==> flow/design.v <==
module atan
(
    input                       clk         ,
    input                       rst_n       ,
    input                       trig        ,
    output                      vld         ,
    input       signed  [16:0]  para_in     ,
    output  reg signed  [11:0]  atany            
);
reg                     run_latch   ;
reg             [3:0]   cnt         ;
reg     signed  [18:0]  tmp1        ;
reg     signed  [18:0]  tmp2        ;
wire    signed  [19:0]  y0          ;
reg     signed  [19:0]  xr          ;
reg     signed  [19:0]  yr          ;
reg     signed  [19:0]  x2          ;
reg     signed  [19:0]  y2          ;
always @(posedge clk or negedge rst_n)
begin
    if (!rst_n)
        run_latch <= 1'b0;
    else
    begin
        if (trig)
            run_latch <= 1'b1;
        else if (cnt == 4'd9)
            run_latch <= 1'b0;
    end
end
always @(posedge clk or negedge rst_n)
begin
    if (!rst_n)
        cnt <= 4'd0;
    else
    begin
        if (run_latch)
            cnt <= cnt + 4'd1;
        else
            cnt <= 4'd0;
    end
end
assign vld = (cnt == 4'd10);
assign y0 = para_in<<2;
always @(*)
begin
    if (run_latch)
    begin
        case(cnt)
            4'd0:
            begin
                tmp1 = y2>>>1;
                tmp2 = x2>>>1;
            end
            4'd1:
            begin
                tmp1 = y2>>>2;
                tmp2 = x2>>>2;
            end
            4'd2:
            begin
                tmp1 = y2>>>3;
                tmp2 = x2>>>3;
            end
            4'd3:
            begin
                tmp1 = y2>>>4;
                tmp2 = x2>>>4;
            end
            4'd4:
            begin
                tmp1 = y2>>>5;
                tmp2 = x2>>>5;
            end
            4'd5:
            begin
                tmp1 = y2>>>6;
                tmp2 = x2>>>6;
            end
            4'd6:
            begin
                tmp1 = y2>>>7;
                tmp2 = x2>>>7;
            end
            4'd7:
            begin
                tmp1 = y2>>>8;
                tmp2 = x2>>>8;
            end
            4'd8:
            begin
                tmp1 = y2>>>9;
                tmp2 = x2>>>9;
            end
            4'd9:
            begin
                tmp1 = y2>>>10;
                tmp2 = x2>>>10;
            end
            default:     
            begin
                tmp1 = 19'd0;
                tmp2 = 19'd0;
            end
        endcase
    end
    else
    begin
        tmp1 = 19'd0;
        tmp2 = 19'd0;
    end
end
always @(*)
begin
    if (run_latch)
    begin
        if ((x2[19] == y2[19]) | (x2 == 20'd0) | (y2 == 20'd0))
        begin
            xr = x2 + tmp1;
            yr = y2 - tmp2;
        end
        else
        begin
            xr = x2 - tmp1;
            yr = y2 + tmp2;
        end
    end
    else
    begin
        xr = 20'd0;
        yr = 20'd0;
    end
end
always @(posedge clk or negedge rst_n)
begin
    if (!rst_n)
    begin
        x2 <= 20'd0;
        y2 <= 20'd0;
    end
    else
    begin
        if (trig)
        begin
            if (~para_in[16]) 
            begin
                x2 <= 20'd1024 + y0;
                y2 <= y0 - 20'd1024;
            end
            else  
            begin
                x2 <= 20'd1024 - y0;
                y2 <= y0 + 20'd1024;
            end
        end
        else if (run_latch)
        begin
            x2 <= xr;
            y2 <= yr;
        end
    end
end
always @(posedge clk or negedge rst_n)
begin
    if (!rst_n)
        atany <= 12'd0;
    else 
    begin
        if (trig)
        begin
            if (~para_in[16]) 
                atany <= 12'd804;
            else 
                atany <= 12'd3292;
        end
        else if (run_latch)
        begin
            case (cnt)
                4'd0: 
                begin
                    if ((x2[19] == y2[19]) | (x2 == 20'd0) | (y2 == 20'd0))
                        atany <= atany + 12'd475;
                    else
                        atany <= atany - 12'd475;
                end
                4'd1: 
                begin
                    if ((x2[19] == y2[19]) | (x2 == 20'd0) | (y2 == 20'd0)) 
                        atany <= atany + 12'd251;
                    else
                        atany <= atany - 12'd251;
                end
                4'd2: 
                begin
                    if ((x2[19] == y2[19]) | (x2 == 20'd0) | (y2 == 20'd0)) 
                        atany <= atany + 12'd127;
                    else
                        atany <= atany - 12'd127;
                end
                4'd3: 
                begin
                    if ((x2[19] == y2[19]) | (x2 == 20'd0) | (y2 == 20'd0))
                        atany <= atany + 12'd64;
                    else
                        atany <= atany - 12'd64;
                end
                4'd4: 
                begin
                    if ((x2[19] == y2[19]) | (x2 == 20'd0) | (y2 == 20'd0))
                        atany <= atany + 12'd32;
                    else
                        atany <= atany - 12'd32;
                end
                4'd5: 
                begin
                    if ((x2[19] == y2[19]) | (x2 == 20'd0) | (y2 == 20'd0))
                        atany <= atany + 12'd16;
                    else
                        atany <= atany - 12'd16;
                end
                4'd6: 
                begin
                    if ((x2[19] == y2[19]) | (x2 == 20'd0) | (y2 == 20'd0))
                        atany <= atany + 12'd8;
                    else
                        atany <= atany - 12'd8;
                end
                4'd7: 
                begin
                    if ((x2[19] == y2[19]) | (x2 == 20'd0) | (y2 == 20'd0))
                        atany <= atany + 12'd4;
                    else
                        atany <= atany - 12'd4;
                end
                4'd8: 
                begin
                    if ((x2[19] == y2[19]) | (x2 == 20'd0) | (y2 == 20'd0))
                        atany <= atany + 12'd2;
                    else
                        atany <= atany - 12'd2;
                end
                4'd9: 
                begin
                    if ((x2[19] == y2[19]) | (x2 == 20'd0) | (y2 == 20'd0))
                        atany <= atany + 12'd1;
                    else
                        atany <= atany - 12'd1;
                end
            endcase
        end
    end
end
endmodule
# Step by step through the tools: atan
# Module atan before and after one edit of its RTL, step after step.
# "orig" refers to lines of the RTL above, "edited" to lines of the edited file.
# "change" is "edited" less "orig", of the values as shown; "rel_change_pct" is that difference over "orig", in percent.
# Library cell names are shortened.
# A cell with -- has no value.
[design]
top_module = "atan"
clk_port = "clk"
library = "sky130hd"
pvt_corner = "tt_025C_1v80"

# Diff
# Unified diff, file above to edited file.
# This change comes from a script, not from a designer. The edited design behaves differently; no optimisation was intended.
# begin of diff
@@ -5,7 +5,9 @@
     input                       trig        ,
     output                      vld         ,
-    input       signed  [16:0]  para_in     ,
+    input       signed  [16:0]  para_in_i     ,
     output  reg signed  [11:0]  atany            
 );
+reg signed [16:0] para_in;
+always @(posedge clk) para_in <= para_in_i;
 reg                     run_latch   ;
 reg             [3:0]   cnt         ;
# end of diff

# Word-level counts
# Yosys after proc, flatten, opt, wreduce and memory -nomap, before mapping. Memory bits, and registers merged into a memory's read port (data or address), are not among the register bits. Print and check cells are not counted. Equal cells are merged and count once.
[word_totals]
columns = ["item", "orig", "edited", "change", "rel_change_pct"]
rows = [
  ["regBits", 57, 74, 17, 29.82],
  ["elab_cells", 82, 83, 1, 1.22],
]
[op_classes]
columns = ["item", "orig", "edited", "change", "rel_change_pct"]
rows = [
  ["addsub", 28, 28, 0, 0.00],
  ["n_eq", 11, 11, 0, 0.00],
  ["n_mux", 29, 29, 0, 0.00],
  ["bitwise", 2, 2, 0, 0.00],
  ["reduce_and_logical", 7, 7, 0, 0.00],
]
# Unchanged operator kinds not shown: 42.

# Logic depth
# Longest topological path by Yosys (ltp), each cell counted once; first at word level (registers and memories cut), then after technology mapping (sequential cells cut; the memories' decode and read muxes count).
[logic_depth]
columns = ["item", "orig", "edited", "change", "rel_change_pct"]
rows = [
  ["ltp_word", 7, 7, 0, 0.00],
  ["abc_area", "0", "0", "--", "--"],
  ["depth_mapped", 25, 27, 2, 8.00],
  ["depth_no_buf", 21, 23, 2, 9.52],
]

# Mapped cells and area
# Yosys stat after the flow's synthesis: flattened, memories mapped to cells. It holds for the ABC_AREA given above (unset counts as 0); a run with the other value may have another netlist.
[types]
columns = ["type", "orig", "edited", "change", "rel_change_pct"]
rows = [
  ["dfxtp_1", 0, 17, 17, "--"],
  ["o21ai_0", 102, 93, -9, -8.82],
  ["a22oi_1", 45, 53, 8, 17.78],
  ["o22ai_1", 19, 27, 8, 42.11],
  ["a21oi_1", 117, 124, 7, 5.98],
  ["a21o_1", 32, 39, 7, 21.88],
  ["nor2_1", 99, 105, 6, 6.06],
  ["nor2b_1", 19, 25, 6, 31.58],
  ["a32oi_1", 2, 8, 6, 300.00],
  ["nand2_1", 132, 127, -5, -3.79],
  ["clkbuf_1", 67, 72, 5, 7.46],
  ["inv_1", 49, 44, -5, -10.20],
  ["a31oi_1", 18, 23, 5, 27.78],
  ["a22o_1", 16, 11, -5, -31.25],
  ["o31ai_1", 15, 20, 5, 33.33],
  ["buf_1", 14, 9, -5, -35.71],
  ["and3_1", 11, 6, -5, -45.45],
  ["nand4_1", 9, 4, -5, -55.56],
]
# Unchanged cell types not shown: 15.
# The list need not be complete.
[mapped]
columns = ["item", "orig", "edited", "change", "rel_change_pct"]
rows = [
  ["cell_count", 1393, 1401, 8, 0.57],
  ["mapped_area_um2", 10138.5, 10442.5, 304.0, 3.00],
  ["seqArea_um2", 1426.4, 1766.7, 340.3, 23.86],
  ["ffs", 57, 74, 17, 29.82],
  ["n_buf", 115, 114, -1, -0.87],
]

# Path before layout
# Path of least setup slack by OpenSTA after synthesis, without wires, with an ideal clock, recovery checks aside; 20% of the period is set as input and as output delay. Where synthesis merged equal registers, the netlist keeps one of their names.
[synth_path]
columns = ["item", "orig", "edited", "change", "rel_change_pct"]
rows = [
  ["kind", "register to register", "register to register", "--", "--"],
  ["from", "register cnt[0]", "register cnt[0]", "--", "--"],
  ["to", "register x2[18]", "register x2[19]", "--", "--"],
  ["period_ps", 6000, 6000, 0, 0.00],
  ["setup_time_ps", 130, 104, -26, "--"],
  ["launch_ps", 0, 0, 0, "--"],
  ["t_arrival_ps", 5237, 4861, -376, -7.18],
  ["required_time_ps", 5870, 5896, 26, 0.44],
  ["path_slack_ps", 633, 1036, 403, "--"],
  ["path_delay_ps", 5367, 4965, -402, -7.49],
  ["path_stages", 25, 27, 2, 8.00],
  ["synth_period_reached_ps", 5367, 4964, -403, -7.51],
]
# "path_delay_ps" is the arrival time less input delay plus setup time.
# "path_stages": output pins that drive a net of the path, with the launching flip-flop's if there is one; two outputs of one cell count as two.
# "synth_period_reached_ps" = period - worst setup slack (recovery checks aside). The figure is calculated, with input and output delays left at 20% of the set period.
# Between the ends stands the longest chain of elaborated cells between them, by number of cells; it is not shown to be the way that was timed. Of several equally long chains one is given.
# A line is the first line of the expression or statement that the cell stems from. Yosys adds cells for indexed reads and writes and turns some case tables into memories.
# At most two assigning lines are given for a register; there are more.
[synth_via_orig]
path_cell_list = "dfrtp_1 ha_1 buf_2 nor4_1 o22ai_1 nand2_1 clkbuf_1 buf_1 nor2_1 inv_1 ha_1 clkbuf_1 nand3_1 o21ai_0 xnor2_1 o21ai_0 ha_1 or3_1 o21ai_0 a2111oi_0 o32a_1 a221o_1 a41oi_1 xor2_1 o21ai_0"
elab_chain_len = 7
cells_between = 17
classes_between = "add/sub: 2; eq/ne: 9; mux: 5; reduce/logical: 1"
[synth_rtl_orig]
columns = ["item", "line_no", "source"]
rows = [
  ["start, declared", 11, "reg             [3:0]   cnt         ;"],
  ["start, assigned", 34, "cnt <= 4'd0;"],
  ["start, assigned", 38, "cnt <= cnt + 4'd1;"],
  ["4-bit equality test", 49, "case(cnt)"],
  ["19-bit case mux with 10-bit select", 49, ""],
  ["19-bit 2-to-1 mux", 47, "if (run_latch)"],
  ["20-bit by 19-bit subtractor with 20-bit output", 124, "xr = x2 - tmp1;"],
  ["20-bit 2-to-1 mux", 117, "if ((x2[19] == y2[19]) | (x2 == 20'd0) | (y2 == 20'd0))"],
  ["20-bit 2-to-1 mux", 156, "else if (run_latch)"],
  ["20-bit 2-to-1 mux", 143, "if (trig)"],
  ["end, assigned", 147, "x2 <= 20'd1024 + y0;"],
  ["end, assigned", 152, "x2 <= 20'd1024 - y0;"],
  ["end, declared", 17, "reg     signed  [19:0]  x2          ;"],
]
[synth_via_edited]
path_cell_list = "dfrtp_1 inv_1 ha_1 buf_2 buf_2 nor2_1 a21oi_1 o21ai_1 clkbuf_1 clkbuf_1 nor2_1 inv_1 ha_1 nor2b_1 a31oi_1 xnor2_1 o21ai_0 ha_1 or2_2 o31ai_1 a211oi_1 o21ai_0 a31oi_1 or4_1 o2111ai_1 nand3_1 o311ai_1"
elab_chain_len = 7
cells_between = 17
classes_between = "add/sub: 2; eq/ne: 9; mux: 5; reduce/logical: 1"
[synth_rtl_edited]
columns = ["item", "line_no", "source"]
rows = [
  ["start, declared", 13, "reg             [3:0]   cnt         ;"],
  ["start, assigned", 36, "cnt <= 4'd0;"],
  ["start, assigned", 40, "cnt <= cnt + 4'd1;"],
  ["4-bit equality test", 51, "case(cnt)"],
  ["19-bit case mux with 10-bit select", 51, ""],
  ["19-bit 2-to-1 mux", 49, "if (run_latch)"],
  ["20-bit by 19-bit subtractor with 20-bit output", 126, "xr = x2 - tmp1;"],
  ["20-bit 2-to-1 mux", 119, "if ((x2[19] == y2[19]) | (x2 == 20'd0) | (y2 == 20'd0))"],
  ["20-bit 2-to-1 mux", 158, "else if (run_latch)"],
  ["20-bit 2-to-1 mux", 145, "if (trig)"],
  ["end, assigned", 149, "x2 <= 20'd1024 + y0;"],
  ["end, assigned", 154, "x2 <= 20'd1024 - y0;"],
  ["end, declared", 19, "reg     signed  [19:0]  x2          ;"],
]

# Worst path after layout
# Path of least setup slack in the final report of each run of set A (OpenROAD, finished layout, wires in). Where an end is a register, its clock arrival counts in the times.
# The report prints the path's times to 10 ps; the period is as set.
[layout_path]
columns = ["item", "orig", "edited", "change", "rel_change_pct"]
rows = [
  ["kind", "register to register", "register to register", "--", "--"],
  ["from", "register cnt[1]", "register cnt[0]", "--", "--"],
  ["to", "register x2[18]", "register y2[19]", "--", "--"],
  ["period_ps", 6000, 6000, 0, 0.00],
  ["setup_time_ps", 90, 120, 30, "--"],
  ["launch_ps", 350, 360, 10, 2.86],
  ["t_arrival_ps", 5830, 5910, 80, 1.37],
  ["required_time_ps", 6260, 6230, -30, -0.48],
  ["path_slack_ps", 430, 330, -100, "--"],
  ["path_stages", 20, 21, 1, 5.00],
]
# Between the ends stands the longest chain of elaborated cells between them, by number of cells; it is not shown to be the way that was timed. Of several equally long chains one is given.
# At most two assigning lines are given for a register; there are more.
[layout_via_orig]
path_cell_list = "dfrtp_1 inv_1 ha_2 buf_4 buf_4 a22oi_1 nand2_1 a221oi_2 nand4_1 o31a_1 o21ai_0 xor2_1 ha_1 nand2_1 a2111oi_1 o32a_1 a221o_1 a41oi_1 xor2_1 o21ai_0"
elab_chain_len = 7
cells_between = 17
classes_between = "add/sub: 2; eq/ne: 9; mux: 5; reduce/logical: 1"
[layout_rtl_orig]
columns = ["item", "line_no", "source"]
rows = [
  ["start, declared", 11, "reg             [3:0]   cnt         ;"],
  ["start, assigned", 34, "cnt <= 4'd0;"],
  ["start, assigned", 38, "cnt <= cnt + 4'd1;"],
  ["4-bit equality test", 49, "case(cnt)"],
  ["19-bit case mux with 10-bit select", 49, ""],
  ["19-bit 2-to-1 mux", 47, "if (run_latch)"],
  ["20-bit by 19-bit subtractor with 20-bit output", 124, "xr = x2 - tmp1;"],
  ["20-bit 2-to-1 mux", 117, "if ((x2[19] == y2[19]) | (x2 == 20'd0) | (y2 == 20'd0))"],
  ["20-bit 2-to-1 mux", 156, "else if (run_latch)"],
  ["20-bit 2-to-1 mux", 143, "if (trig)"],
  ["end, assigned", 147, "x2 <= 20'd1024 + y0;"],
  ["end, assigned", 152, "x2 <= 20'd1024 - y0;"],
  ["end, declared", 17, "reg     signed  [19:0]  x2          ;"],
]
[layout_via_edited]
path_cell_list = "dfrtp_1 inv_1 ha_1 buf_4 a22oi_1 o22ai_1 a211oi_1 nand4_1 o31ai_2 nand2_1 o31ai_1 xor2_1 ha_1 a21o_1 a21o_1 a21o_1 o31a_1 a31oi_1 o21ai_0 xnor2_1 a21oi_1"
elab_chain_len = 7
cells_between = 17
classes_between = "add/sub: 2; eq/ne: 9; mux: 5; reduce/logical: 1"
[layout_rtl_edited]
columns = ["item", "line_no", "source"]
rows = [
  ["start, declared", 13, "reg             [3:0]   cnt         ;"],
  ["start, assigned", 36, "cnt <= 4'd0;"],
  ["start, assigned", 40, "cnt <= cnt + 4'd1;"],
  ["4-bit equality test", 51, "case(cnt)"],
  ["19-bit case mux with 10-bit select", 51, ""],
  ["19-bit 2-to-1 mux", 49, "if (run_latch)"],
  ["20-bit by 19-bit adder with 20-bit output", 127, "yr = y2 + tmp2;"],
  ["20-bit 2-to-1 mux", 119, "if ((x2[19] == y2[19]) | (x2 == 20'd0) | (y2 == 20'd0))"],
  ["20-bit 2-to-1 mux", 158, "else if (run_latch)"],
  ["20-bit 2-to-1 mux", 145, "if (trig)"],
  ["end, assigned", 150, "y2 <= y0 - 20'd1024;"],
  ["end, assigned", 155, "y2 <= y0 + 20'd1024;"],
  ["end, declared", 20, "reg     signed  [19:0]  y2          ;"],
]

# Layout results
# Both versions went through the flow (Yosys, OpenROAD) with the same settings in each pair. Constraints: input delay and output delay 20% of the set period each, output load 0.01 pF.
[flow_settings_set_A]
CORE_UTILIZATION = 40
period_ns = 6.0
CAP_MARGIN = 20
CORE_MARGIN = 2
SLEW_MARGIN = 20
[results_set_A]
columns = ["item", "orig", "edited", "change", "rel_change_pct"]
rows = [
  ["synthArea_um2", 10138.5, 10442.5, 304.0, 3.00],
  ["die_um2", 26635.9, 27415.1, 779.2, 2.93],
  ["final_stdcell_area_um2", 10960.5, 11302.1, 341.6, 3.12],
  ["post_route_util_pct", 43.8, 43.7, -0.1, "--"],
  ["worstSetupSlack_ps", 430, 327, -103, "--"],
  ["fin_tns_ps", 0, 0, 0, "--"],
  ["fin_hold_ws_ps", 531, 524, -7, "--"],
  ["achieved_period_ps", 5570, 5673, 103, 1.85],
]
[flow_settings_set_B]
CAP_MARGIN = 15
CELL_PAD_IN_SITES_GLOBAL_PLACEMENT = 1
CORE_MARGIN = 4
CORE_UTILIZATION = 15
CTS_CLUSTER_DIAMETER = 277
GPL_ROUTABILITY_DRIVEN = 0
GPL_TIMING_DRIVEN = 1
PLACE_DENSITY_LB_ADDON = 0.11
SETUP_SLACK_MARGIN = 0.57
SLEW_MARGIN = 40
period_ns = 4.21
[results_set_B]
columns = ["item", "orig", "edited", "change", "rel_change_pct"]
rows = [
  ["synthArea_um2", 10138.5, 10442.5, 304.0, 3.00],
  ["die_um2", 71813.3, 73902.4, 2089.1, 2.91],
  ["final_stdcell_area_um2", 17489.3, 16836.1, -653.2, -3.73],
  ["post_route_util_pct", 26.1, 24.5, -1.6, "--"],
  ["worstSetupSlack_ps", -660, -599, 61, "--"],
  ["fin_tns_ps", -10220, -9286, 934, "--"],
  ["achieved_period_ps", 4870, 4809, -61, -1.25],
]
# "achieved_period_ps": clock period set for the run, less the worst setup slack. It is reckoned from that one timing run; input and output delays stay at 20% of the period that was set.
